==> flow/design.v <==
`timescale 1ns / 1ps
module cordic_sin_cos#(
 parameter OUT_WIDTH = 16,
 parameter OUT_REGISTER_EN = 1,
 parameter K = 16'h4DBA
)(
 input                       clk,
 input                       rst_n,
 input  [19:0]               angle,
 output [OUT_WIDTH-1:0]      cos_o,
 output [OUT_WIDTH-1:0]      sin_o
    );
    localparam OUT_WIDTH_EXP = 4;
    localparam K_EXP = {K,{OUT_WIDTH_EXP{1'b0}}};
    localparam ITERATION_NUM = OUT_WIDTH;
    localparam [16*21-1:0] actan_table =  { 21'h20000,21'h12E40,21'h09FB4,21'h05111,
                                            21'h028B1,21'h0145D,21'h00A2F,21'h00518,
                                            21'h0028C,21'h00146,21'h000A3,21'h00051,
                                            21'h00029,21'h00014,21'h0000A,21'h00005};
    reg  signed [OUT_WIDTH+OUT_WIDTH_EXP:0]   real_x[0:ITERATION_NUM];
    reg  signed [OUT_WIDTH+OUT_WIDTH_EXP:0]   imag_y[0:ITERATION_NUM];
    reg  signed [20:0]                        angl_z[0:ITERATION_NUM];
    wire        [1:0]                         quadrant;
    reg  signed [OUT_WIDTH+OUT_WIDTH_EXP:0]   init_x;
    reg  signed [OUT_WIDTH+OUT_WIDTH_EXP:0]   init_y;
    reg  signed [20:0]                        init_z;
    assign quadrant = angle[19:18];
    always @(quadrant,angle) begin
        case (quadrant)
            2'b00:begin
                init_x = K_EXP;
                init_y = 0;
                init_z = {1'b0,angle};
            end
            2'b01:begin
                init_x = -K_EXP;
                init_y = 0;
                init_z = {3'b111,angle[17:0]};
            end
            2'b10: begin
                init_x = -K_EXP;
                init_y = 0;
                init_z = {3'b000,angle[17:0]};
            end
            2'b11:begin
                init_x = K_EXP;
                init_y = 0;
                init_z = {1'b1,angle};
            end
            default:begin
                init_x = 0;
                init_y = 0;
                init_z = 0;
            end
        endcase
    end
    always@(posedge clk or negedge rst_n)  
    begin
        if(rst_n == 1'b0)begin
            real_x[0] <= 'h0;
            imag_y[0] <= 'h0;
            angl_z[0] <= 'h0;
        end else begin
            real_x[0] <= init_x;
            imag_y[0] <= init_y;
            angl_z[0] <= init_z;
        end
    end
    genvar i;
    generate
        for (i = 1 ; i <= ITERATION_NUM; i= i + 1)
        begin: iter
                always@(posedge clk or negedge rst_n)  
                    begin
                        if(rst_n == 1'b0)begin
                            real_x[i] <= 'h0;
                            imag_y[i] <= 'h0;
                            angl_z[i] <= 'h0;
                        end else if(angl_z[i-1][20]==1'b1)begin  
                            real_x[i] <= real_x[i-1] + ( imag_y[i-1]>>>(i-1) );
                            imag_y[i] <= imag_y[i-1] - ( real_x[i-1]>>>(i-1) );
                            angl_z[i] <= angl_z[i-1] + $signed(actan_table[(21*(16-i+1)-1)-:21]);
                        end else begin
                            real_x[i] <= real_x[i-1] - ( imag_y[i-1]>>>(i-1) );
                            imag_y[i] <= imag_y[i-1] + ( real_x[i-1]>>>(i-1) );
                            angl_z[i] <= angl_z[i-1] - $signed(actan_table[(21*(16-i+1)-1)-:21]);
                        end
                    end
        end
    endgenerate
    wire [OUT_WIDTH:0]   real_x_cut;
    wire [OUT_WIDTH:0]   imag_y_cut;
    reg  [OUT_WIDTH-1:0] cos_over_pro;
    reg  [OUT_WIDTH-1:0] sin_over_pro;
    assign real_x_cut = real_x[ITERATION_NUM][OUT_WIDTH+OUT_WIDTH_EXP:OUT_WIDTH_EXP];
    assign imag_y_cut = imag_y[ITERATION_NUM][OUT_WIDTH+OUT_WIDTH_EXP:OUT_WIDTH_EXP];
    always@(*)begin
            case(real_x_cut[OUT_WIDTH:OUT_WIDTH-1])
                2'b00:cos_over_pro = real_x_cut[OUT_WIDTH-1:0];
                2'b01:cos_over_pro = {1'b0,{(OUT_WIDTH-1){1'b1}}};
                2'b10:cos_over_pro = {1'b1,{(OUT_WIDTH-2){1'b0}},1'b1};
                2'b11:cos_over_pro = real_x_cut[OUT_WIDTH-1:0];
                default:cos_over_pro = real_x_cut[OUT_WIDTH-1:0];
            endcase
    end
    always@(*)begin
            case(imag_y_cut[OUT_WIDTH:OUT_WIDTH-1])
                2'b00:sin_over_pro = imag_y_cut[OUT_WIDTH-1:0];
                2'b01:sin_over_pro = {1'b0,{(OUT_WIDTH-1){1'b1}}};
                2'b10:sin_over_pro = {1'b1,{(OUT_WIDTH-2){1'b0}},1'b1};
                2'b11:sin_over_pro = imag_y_cut[OUT_WIDTH-1:0];
                default:sin_over_pro = imag_y_cut[OUT_WIDTH-1:0];
            endcase
    end
    generate if (OUT_REGISTER_EN == 1'b1) begin:reg_out
        reg [OUT_WIDTH-1:0] cos_r;
        reg [OUT_WIDTH-1:0] sin_r;
        always@(posedge clk or negedge rst_n) begin
            if(rst_n == 1'b0)begin
                cos_r <= 'h0;
                sin_r <= 'h0;
            end else begin
                cos_r <= cos_over_pro;
                sin_r <= sin_over_pro;
            end
        end
        assign cos_o = cos_r;
        assign sin_o = sin_r;
    end else begin:no_reg_out
        assign cos_o = cos_over_pro;
        assign sin_o = sin_over_pro;
    end
    endgenerate
endmodule
`timescale 1ns / 1ps
module cordic_dds #(
 parameter OUT_WIDTH = 16,
 parameter OUT_REGISTER_EN = 1,
 parameter FREQ_WORD_INIITIAL = 32'h6D3A06,  
 parameter PHASE_WORD_INIITIAL = 0,
 parameter K = 16'h4DBA
)(
 input                      clk,
 input                      rst_n,
 input                      cfg_vld,
 input      [31:0]          cfg_freq_word,
 input      [31:0]          cfg_phase_word,
 output reg                 sig_vld_o,
 output     [OUT_WIDTH-1:0] sin_o,
 output     [OUT_WIDTH-1:0] cos_o
    );
 localparam PRO_DELAY = OUT_WIDTH + OUT_REGISTER_EN;
 reg [31:0] phase_accum;  
 reg [31:0] add_freq_wd;
 reg [4:0]  pro_cnt;
 always@(posedge clk or negedge rst_n)  
 begin
     if(rst_n == 1'b0)begin
         phase_accum <= PHASE_WORD_INIITIAL;
         add_freq_wd <= FREQ_WORD_INIITIAL;
     end else if(cfg_vld == 1'b1)begin 
         phase_accum <= cfg_phase_word;
         add_freq_wd <= cfg_freq_word;
     end else begin
         phase_accum <=  phase_accum + add_freq_wd;
     end
 end
 always@(posedge clk or negedge rst_n)  
 begin
     if(rst_n == 1'b0)begin
         pro_cnt <= 'h0;
         sig_vld_o <= 1'b0;
     end else if(pro_cnt == PRO_DELAY) begin
         pro_cnt <=  pro_cnt;
         sig_vld_o <= 1'b1;
     end else begin
         pro_cnt <=  pro_cnt + 1'b1;
         sig_vld_o <= 1'b0;
     end
 end
 cordic_sin_cos #(
 .OUT_WIDTH (OUT_WIDTH),
 .OUT_REGISTER_EN(OUT_REGISTER_EN),
 .K(K)
 )cordic_sin_cos_inst(
 .clk    (clk),
 .rst_n  (rst_n),
 .angle  (phase_accum[31:12]),
 .cos_o  (cos_o),
 .sin_o  (sin_o)
  );
endmodule
Ticket comment

Tool chain data of cordic_dds
Each step is given for the RTL above and for the edited RTL.
"unedited" refers to lines of the RTL above, "edited" to lines of the edited file.
"change": "edited" minus "unedited" as printed here. "rel. change": 100 x difference / "unedited".
Operators carry their Yosys type and port widths (W data, S select, Z words).
Library cell names are shortened.
Not given: --
Design
  design top: cordic_dds
  clock: clk
  library: sky130hd
  library corner: tt_025C_1v80

The edit
The edit as a unified diff against the file above.
This change comes from a script, not from a designer. The edited design behaves differently; no optimisation was intended.
begin of diff
@@ -116,9 +116,6 @@
         reg [OUT_WIDTH-1:0] cos_r;
         reg [OUT_WIDTH-1:0] sin_r;
-        always@(posedge clk or negedge rst_n) begin
-            if(rst_n == 1'b0)begin
-                cos_r <= 'h0;
-                sin_r <= 'h0;
-            end else begin
+        always@(posedge clk) begin
+            begin
                 cos_r <= cos_over_pro;
                 sin_r <= sin_over_pro;
end of diff

After elaboration
Yosys after proc, flatten, opt, wreduce and memory -nomap, before mapping. Enables and synchronous resets that opt folds into registers are not counted as muxes. Print and check cells are not counted. Equal cells are merged and count once.
Storage and ports
  register bits after elaboration: unedited 1152, edited 1152, change 0, rel. change 0.00%
  input bits: unedited 67, edited 67, change 0, rel. change 0.00%
  output and inout bits: unedited 33, edited 33, change 0, rel. change 0.00%
  elaborated cells: unedited 223, edited 223, change 0, rel. change 0.00%
Operators by class
  add/subtract/negate cells: unedited 95, edited 95, change 0, rel. change 0.00%
  equal/unequal tests: unedited 10, edited 10, change 0, rel. change 0.00%
  mux-type cells: unedited 54, edited 54, change 0, rel. change 0.00%
  reductions and logical operators: unedited 8, edited 8, change 0, rel. change 0.00%
Operator kinds equal on both sides are left out: 76.

Logic depth
Longest topological path by Yosys (ltp), each cell counted once; first at word level (registers and memories cut), then after technology mapping (sequential cells cut; the memories' decode and read muxes count).
Depth
  depth in word-level cells: unedited 3, edited 3, change 0, rel. change 0.00%
  ABC_AREA: unedited 0, edited 0
  depth in mapped cells: unedited 17, edited 17, change 0, rel. change 0.00%
  mapped depth without buffers: unedited 17, edited 17, change 0, rel. change 0.00%

Netlist
Yosys stat after the flow's synthesis: flattened, memories mapped to cells. It holds for the ABC_AREA given above (unset counts as 0); a run with the other value may have another netlist.
Cells by type
  a21o_1: unedited 302, edited 377, change +75, rel. change +24.83%
  a21oi_1: unedited 797, edited 729, change -68, rel. change -8.53%
  inv_1: unedited 457, edited 417, change -40, rel. change -8.75%
  nor2b_1: unedited 81, edited 119, change +38, rel. change +46.91%
  dfrtp_1: unedited 1030, edited 998, change -32, rel. change -3.11%
  dfxtp_1: unedited 0, edited 32, change +32
  o21ai_0: unedited 396, edited 365, change -31, rel. change -7.83%
  nand2_1: unedited 443, edited 415, change -28, rel. change -6.32%
  nor3_1: unedited 257, edited 232, change -25, rel. change -9.73%
  nand3_1: unedited 147, edited 122, change -25, rel. change -17.01%
  nor2_1: unedited 669, edited 646, change -23, rel. change -3.44%
  xnor2_1: unedited 691, edited 672, change -19, rel. change -2.75%
  nand2b_1: unedited 84, edited 68, change -16, rel. change -19.05%
  clkbuf_1: unedited 93, edited 78, change -15, rel. change -16.13%
  o41ai_1: unedited 22, edited 9, change -13, rel. change -59.09%
  a311oi_1: unedited 20, edited 7, change -13, rel. change -65.00%
  o21ai_1: unedited 20, edited 33, change +13, rel. change +65.00%
  or4_1: unedited 13, edited 25, change +12, rel. change +92.31%
Cell types equal on both sides are left out: 11.
The list need not be complete.
Synthesis totals
  standard cells after synthesis: unedited 8052, edited 7924, change -128, rel. change -1.59%
  mapped area (mm2): unedited 0.0752059, edited 0.0748393, change -0.0003666, rel. change -0.49%
  sequential part of the area (mm2): unedited 0.0260637, edited 0.0259036, change -0.0001601, rel. change -0.61%
  flip-flops: unedited 1041, edited 1041, change 0, rel. change 0.00%
  buffers: unedited 119, edited 113, change -6, rel. change -5.04%
The figures by module come from a second, unflattened synthesis with its own total; it is not the netlist above.
Second synthesis, totals
  cells (unflattened synthesis): unedited 7977, edited 7874, change -103, rel. change -1.29%
  area (unflattened synthesis) (mm2): unedited 0.0755525, edited 0.0743588, change -0.0011937, rel. change -1.58%
Rows give one instance, submodules left out.
By module, unedited
  cordic_sin_cos: instances 1, cells 7517, area 0.0710444 mm2, seq. area 0.0242983 mm2
  cordic_dds: instances 1, cells 460, area 0.0045081 mm2, seq. area 0.0017654 mm2
By module, edited
  cordic_sin_cos: instances 1, cells 7414, area 0.0698507 mm2, seq. area 0.0241382 mm2
  cordic_dds: instances 1, cells 460, area 0.0045081 mm2, seq. area 0.0017654 mm2

Path before layout
Source: OpenSTA report_checks on the synthesized netlist (no wires, ideal clock, input and output delay 20% of the period each), path of least setup slack; recovery checks are left aside. Register names are those of the netlist, which keeps one name where synthesis merged equal registers.
Timing path post-synthesis
  path type: unedited reg2reg, edited reg2reg
  start point: unedited register cordic_sin_cos_inst.angl_z[6][20], edited register cordic_sin_cos_inst.real_x[12][13]
  end point: unedited register cordic_sin_cos_inst.imag_y[7][17], edited register cordic_sin_cos_inst.imag_y[13][18]
  period (ns): unedited 5.0, edited 5.0, change 0.0, rel. change 0.00%
  library setup time (ns): unedited 0.090, edited 0.069, change -0.021
  time at the first pin (ns): unedited 0.000, edited 0.000, change 0.000
  arrival (ns): unedited 3.442, edited 3.503, change +0.061, rel. change +1.77%
  required time (ns): unedited 4.910, edited 4.931, change +0.021, rel. change +0.43%
  path slack (ns): unedited 1.468, edited 1.428, change -0.040
  path delay (ns): unedited 3.532, edited 3.572, change +0.040, rel. change +1.13%
  driving pins on the path: unedited 14, edited 17, change +3, rel. change +21.43%
  path buffers: unedited 2, edited 0, change -2, rel. change -100.00%
  synthesis period reached (ns): unedited 3.532, edited 3.572, change +0.040, rel. change +1.13%
"path delay" is the arrival time less input delay plus setup time.
"driving pins on the path" counts driving pins, that of a launching flip-flop among them; a cell with two outputs on the path counts twice.
"synthesis period reached" is the clock period less the worst setup slack; recovery checks do not enter. This is arithmetic on one report: input and output delays are still those of the set period (20% each).
The rows between start and end are the longest chain of elaborated cells between them; the timing report does not say that the signal goes this way. Where chains are equally long, one stands for them.
Each line given opens the expression or statement behind the cell; cells for indexed reads and writes are added by Yosys, which also makes memories of some case tables.
A register here has more assigning lines than the two given.
On the way, post-synthesis, unedited
  path through: dfrtp_1 -> clkbuf_1 -> clkbuf_1 -> mux2i_1 -> ha_1 -> nor2b_1 -> o21ai_0 -> a21boi_0 -> o21ai_1 -> a211oi_1 -> o32ai_1 -> o31ai_1 -> a2111o_1 -> o2111ai_1
  length of the longest elaborated chain: 1
  elaborated cells between the ends (all ways): 1
  RTL lines with such cells: 1
  classes of those cells: 1 x mux
RTL lines, path post-synthesis, unedited
  from (decl): line 22  | reg  signed [20:0]                        angl_z[0:ITERATION_NUM];
  from (assign): line 82  | angl_z[i] <= angl_z[i-1] + $signed(actan_table[(21*(16-i+1)-1)-:21]);
  from (assign): line 86  | angl_z[i] <= angl_z[i-1] - $signed(actan_table[(21*(16-i+1)-1)-:21]);
  $mux W21: line 79  | end else if(angl_z[i-1][20]==1'b1)begin
  to (assign): line 81  | imag_y[i] <= imag_y[i-1] - ( real_x[i-1]>>>(i-1) );
  to (assign): line 85  | imag_y[i] <= imag_y[i-1] + ( real_x[i-1]>>>(i-1) );
  to (decl): line 21  | reg  signed [OUT_WIDTH+OUT_WIDTH_EXP:0]   imag_y[0:ITERATION_NUM];
On the way, post-synthesis, edited
  path through: dfrtp_1 -> inv_1 -> ha_1 -> nand2_1 -> nor3_1 -> nand2_1 -> ha_1 -> mux2_2 -> ha_1 -> a21o_1 -> a21o_1 -> a21o_1 -> a21o_1 -> a31oi_1 -> o21ai_0 -> or4_1 -> nand3_1
  length of the longest elaborated chain: 2
  elaborated cells between the ends (all ways): 3
  RTL lines with such cells: 3
  classes of those cells: 2 x add/sub; 1 x mux
RTL lines, path post-synthesis, edited
  from (decl): line 20  | reg  signed [OUT_WIDTH+OUT_WIDTH_EXP:0]   real_x[0:ITERATION_NUM];
  from (assign): line 80  | real_x[i] <= real_x[i-1] + ( imag_y[i-1]>>>(i-1) );
  from (assign): line 84  | real_x[i] <= real_x[i-1] - ( imag_y[i-1]>>>(i-1) );
  $add A21 B9 Y21: line 85  | imag_y[i] <= imag_y[i-1] + ( real_x[i-1]>>>(i-1) );
  $mux W21: line 79  | end else if(angl_z[i-1][20]==1'b1)begin
  to (assign): line 81  | imag_y[i] <= imag_y[i-1] - ( real_x[i-1]>>>(i-1) );
  to (assign): line 85
  to (decl): line 21  | reg  signed [OUT_WIDTH+OUT_WIDTH_EXP:0]   imag_y[0:ITERATION_NUM];

Worst path after layout
From the final timing report of the runs of set A: the path of least setup slack in the routed layout; clock arrival at registers is part of the times.
Timing path post-layout
  path type: unedited reg2reg, edited reg2reg
  start point: unedited register cordic_sin_cos_inst.real_x[7][7], edited register cordic_sin_cos_inst.real_x[12][13]
  end point: unedited register cordic_sin_cos_inst.imag_y[8][20], edited register cordic_sin_cos_inst.imag_y[13][18]
  period (ns): unedited 4.35, edited 4.35, change 0.00, rel. change 0.00%
  library setup time (ns): unedited 0.08, edited 0.06, change -0.02
  time at the first pin (ns): unedited 0.78, edited 0.75, change -0.03, rel. change -3.85%
  arrival (ns): unedited 4.79, edited 4.70, change -0.09, rel. change -1.88%
  required time (ns): unedited 5.06, edited 5.01, change -0.05, rel. change -0.99%
  path slack (ns): unedited 0.27, edited 0.31, change +0.04
  driving pins on the path: unedited 16, edited 17, change +1, rel. change +6.25%
  path buffers: unedited 0, edited 0, change 0
The rows between start and end are the longest chain of elaborated cells between them; the timing report does not say that the signal goes this way. Where chains are equally long, one stands for them.
A register here has more assigning lines than the two given.
On the way, post-layout, unedited
  path through: dfrtp_1 -> inv_1 -> ha_1 -> inv_1 -> o41ai_1 -> xor2_1 -> ha_1 -> a21o_1 -> a21o_1 -> a21oi_2 -> o21ai_1 -> o41ai_2 -> a21oi_2 -> a311o_1 -> a21oi_1 -> xnor2_1
  length of the longest elaborated chain: 2
  elaborated cells between the ends (all ways): 3
  RTL lines with such cells: 3
  classes of those cells: 2 x add/sub; 1 x mux
RTL lines, path post-layout, unedited
  from (decl): line 20  | reg  signed [OUT_WIDTH+OUT_WIDTH_EXP:0]   real_x[0:ITERATION_NUM];
  from (assign): line 80  | real_x[i] <= real_x[i-1] + ( imag_y[i-1]>>>(i-1) );
  from (assign): line 84  | real_x[i] <= real_x[i-1] - ( imag_y[i-1]>>>(i-1) );
  $add A21 B14 Y21: line 85  | imag_y[i] <= imag_y[i-1] + ( real_x[i-1]>>>(i-1) );
  $mux W21: line 79  | end else if(angl_z[i-1][20]==1'b1)begin
  to (assign): line 81  | imag_y[i] <= imag_y[i-1] - ( real_x[i-1]>>>(i-1) );
  to (assign): line 85
  to (decl): line 21  | reg  signed [OUT_WIDTH+OUT_WIDTH_EXP:0]   imag_y[0:ITERATION_NUM];
On the way, post-layout, edited
  path through: dfrtp_1 -> inv_1 -> ha_1 -> nand2_1 -> nor3_1 -> nand2_2 -> ha_1 -> mux2_2 -> ha_1 -> a21o_1 -> a21o_1 -> a21o_1 -> a21o_1 -> a31oi_1 -> o21ai_1 -> or4_1 -> nand3_1
  length of the longest elaborated chain: 2
  elaborated cells between the ends (all ways): 3
  RTL lines with such cells: 3
  classes of those cells: 2 x add/sub; 1 x mux
RTL lines, path post-layout, edited
  from (decl): line 20  | reg  signed [OUT_WIDTH+OUT_WIDTH_EXP:0]   real_x[0:ITERATION_NUM];
  from (assign): line 80  | real_x[i] <= real_x[i-1] + ( imag_y[i-1]>>>(i-1) );
  from (assign): line 84  | real_x[i] <= real_x[i-1] - ( imag_y[i-1]>>>(i-1) );
  $add A21 B9 Y21: line 85  | imag_y[i] <= imag_y[i-1] + ( real_x[i-1]>>>(i-1) );
  $mux W21: line 79  | end else if(angl_z[i-1][20]==1'b1)begin
  to (assign): line 81  | imag_y[i] <= imag_y[i-1] - ( real_x[i-1]>>>(i-1) );
  to (assign): line 85
  to (decl): line 21  | reg  signed [OUT_WIDTH+OUT_WIDTH_EXP:0]   imag_y[0:ITERATION_NUM];

Measured runs
Both versions went through the flow (Yosys, OpenROAD) with the same settings in each pair. Constraints: input delay and output delay 20% of the set period each, output load 0.01 pF.
Flow settings, set A
  CORE_UTILIZATION: 40
  period_ns: 4.35
  CAP_MARGIN: 20
  CORE_MARGIN: 2
  SLEW_MARGIN: 20
Measured results, set A
  chip area in the Yosys report (mm2): unedited 0.0752059, edited 0.0748393, change -0.0003666, rel. change -0.49%
  area inside the die boundary (mm2): unedited 0.191498, edited 0.190576, change -0.000922, rel. change -0.48%
  area of the standard cells in the finished layout (mm2): unedited 0.0842558, edited 0.0834475, change -0.0008083, rel. change -0.96%
  utilization in the final report (%): unedited 45.0, edited 45.0, change 0.0
  lowest setup slack (ns): unedited 0.269, edited 0.310, change +0.041
  total negative slack on setup checks (ns): unedited 0.000, edited 0.000, change 0.000
  achieved period (ns): unedited 4.081, edited 4.040, change -0.041, rel. change -1.00%
Flow settings, set B
  CELL_PAD_IN_SITES_GLOBAL_PLACEMENT: 2
  CORE_MARGIN: 8
  CORE_UTILIZATION: 50
  GPL_TIMING_DRIVEN: 1
  PLACE_DENSITY_LB_ADDON: 0.09
  SLEW_MARGIN: 5
  TNS_END_PERCENT: 90
  period_ns: 2.56
  CAP_MARGIN: 20
Measured results, set B
  chip area in the Yosys report (mm2): unedited 0.0752059, edited 0.0748393, change -0.0003666, rel. change -0.49%
  area inside the die boundary (mm2): unedited 0.163079, edited 0.162316, change -0.000763, rel. change -0.47%
  area of the standard cells in the finished layout (mm2): unedited 0.11698, edited 0.114317, change -0.002663, rel. change -2.28%
  utilization in the final report (%): unedited 78.2, edited 76.6, change -1.6
  lowest setup slack (ns): unedited -0.907, edited -0.864, change +0.043
  total negative slack on setup checks (ns): unedited -161.494, edited -167.433, change -5.939
  lowest hold slack (ns): unedited 0.281, edited 0.131, change -0.150
  achieved period (ns): unedited 3.467, edited 3.424, change -0.043, rel. change -1.24%
By "achieved period" is meant the clock period of the run minus its worst setup slack. This is arithmetic on one report: input and output delays are still those of the set period (20% each).
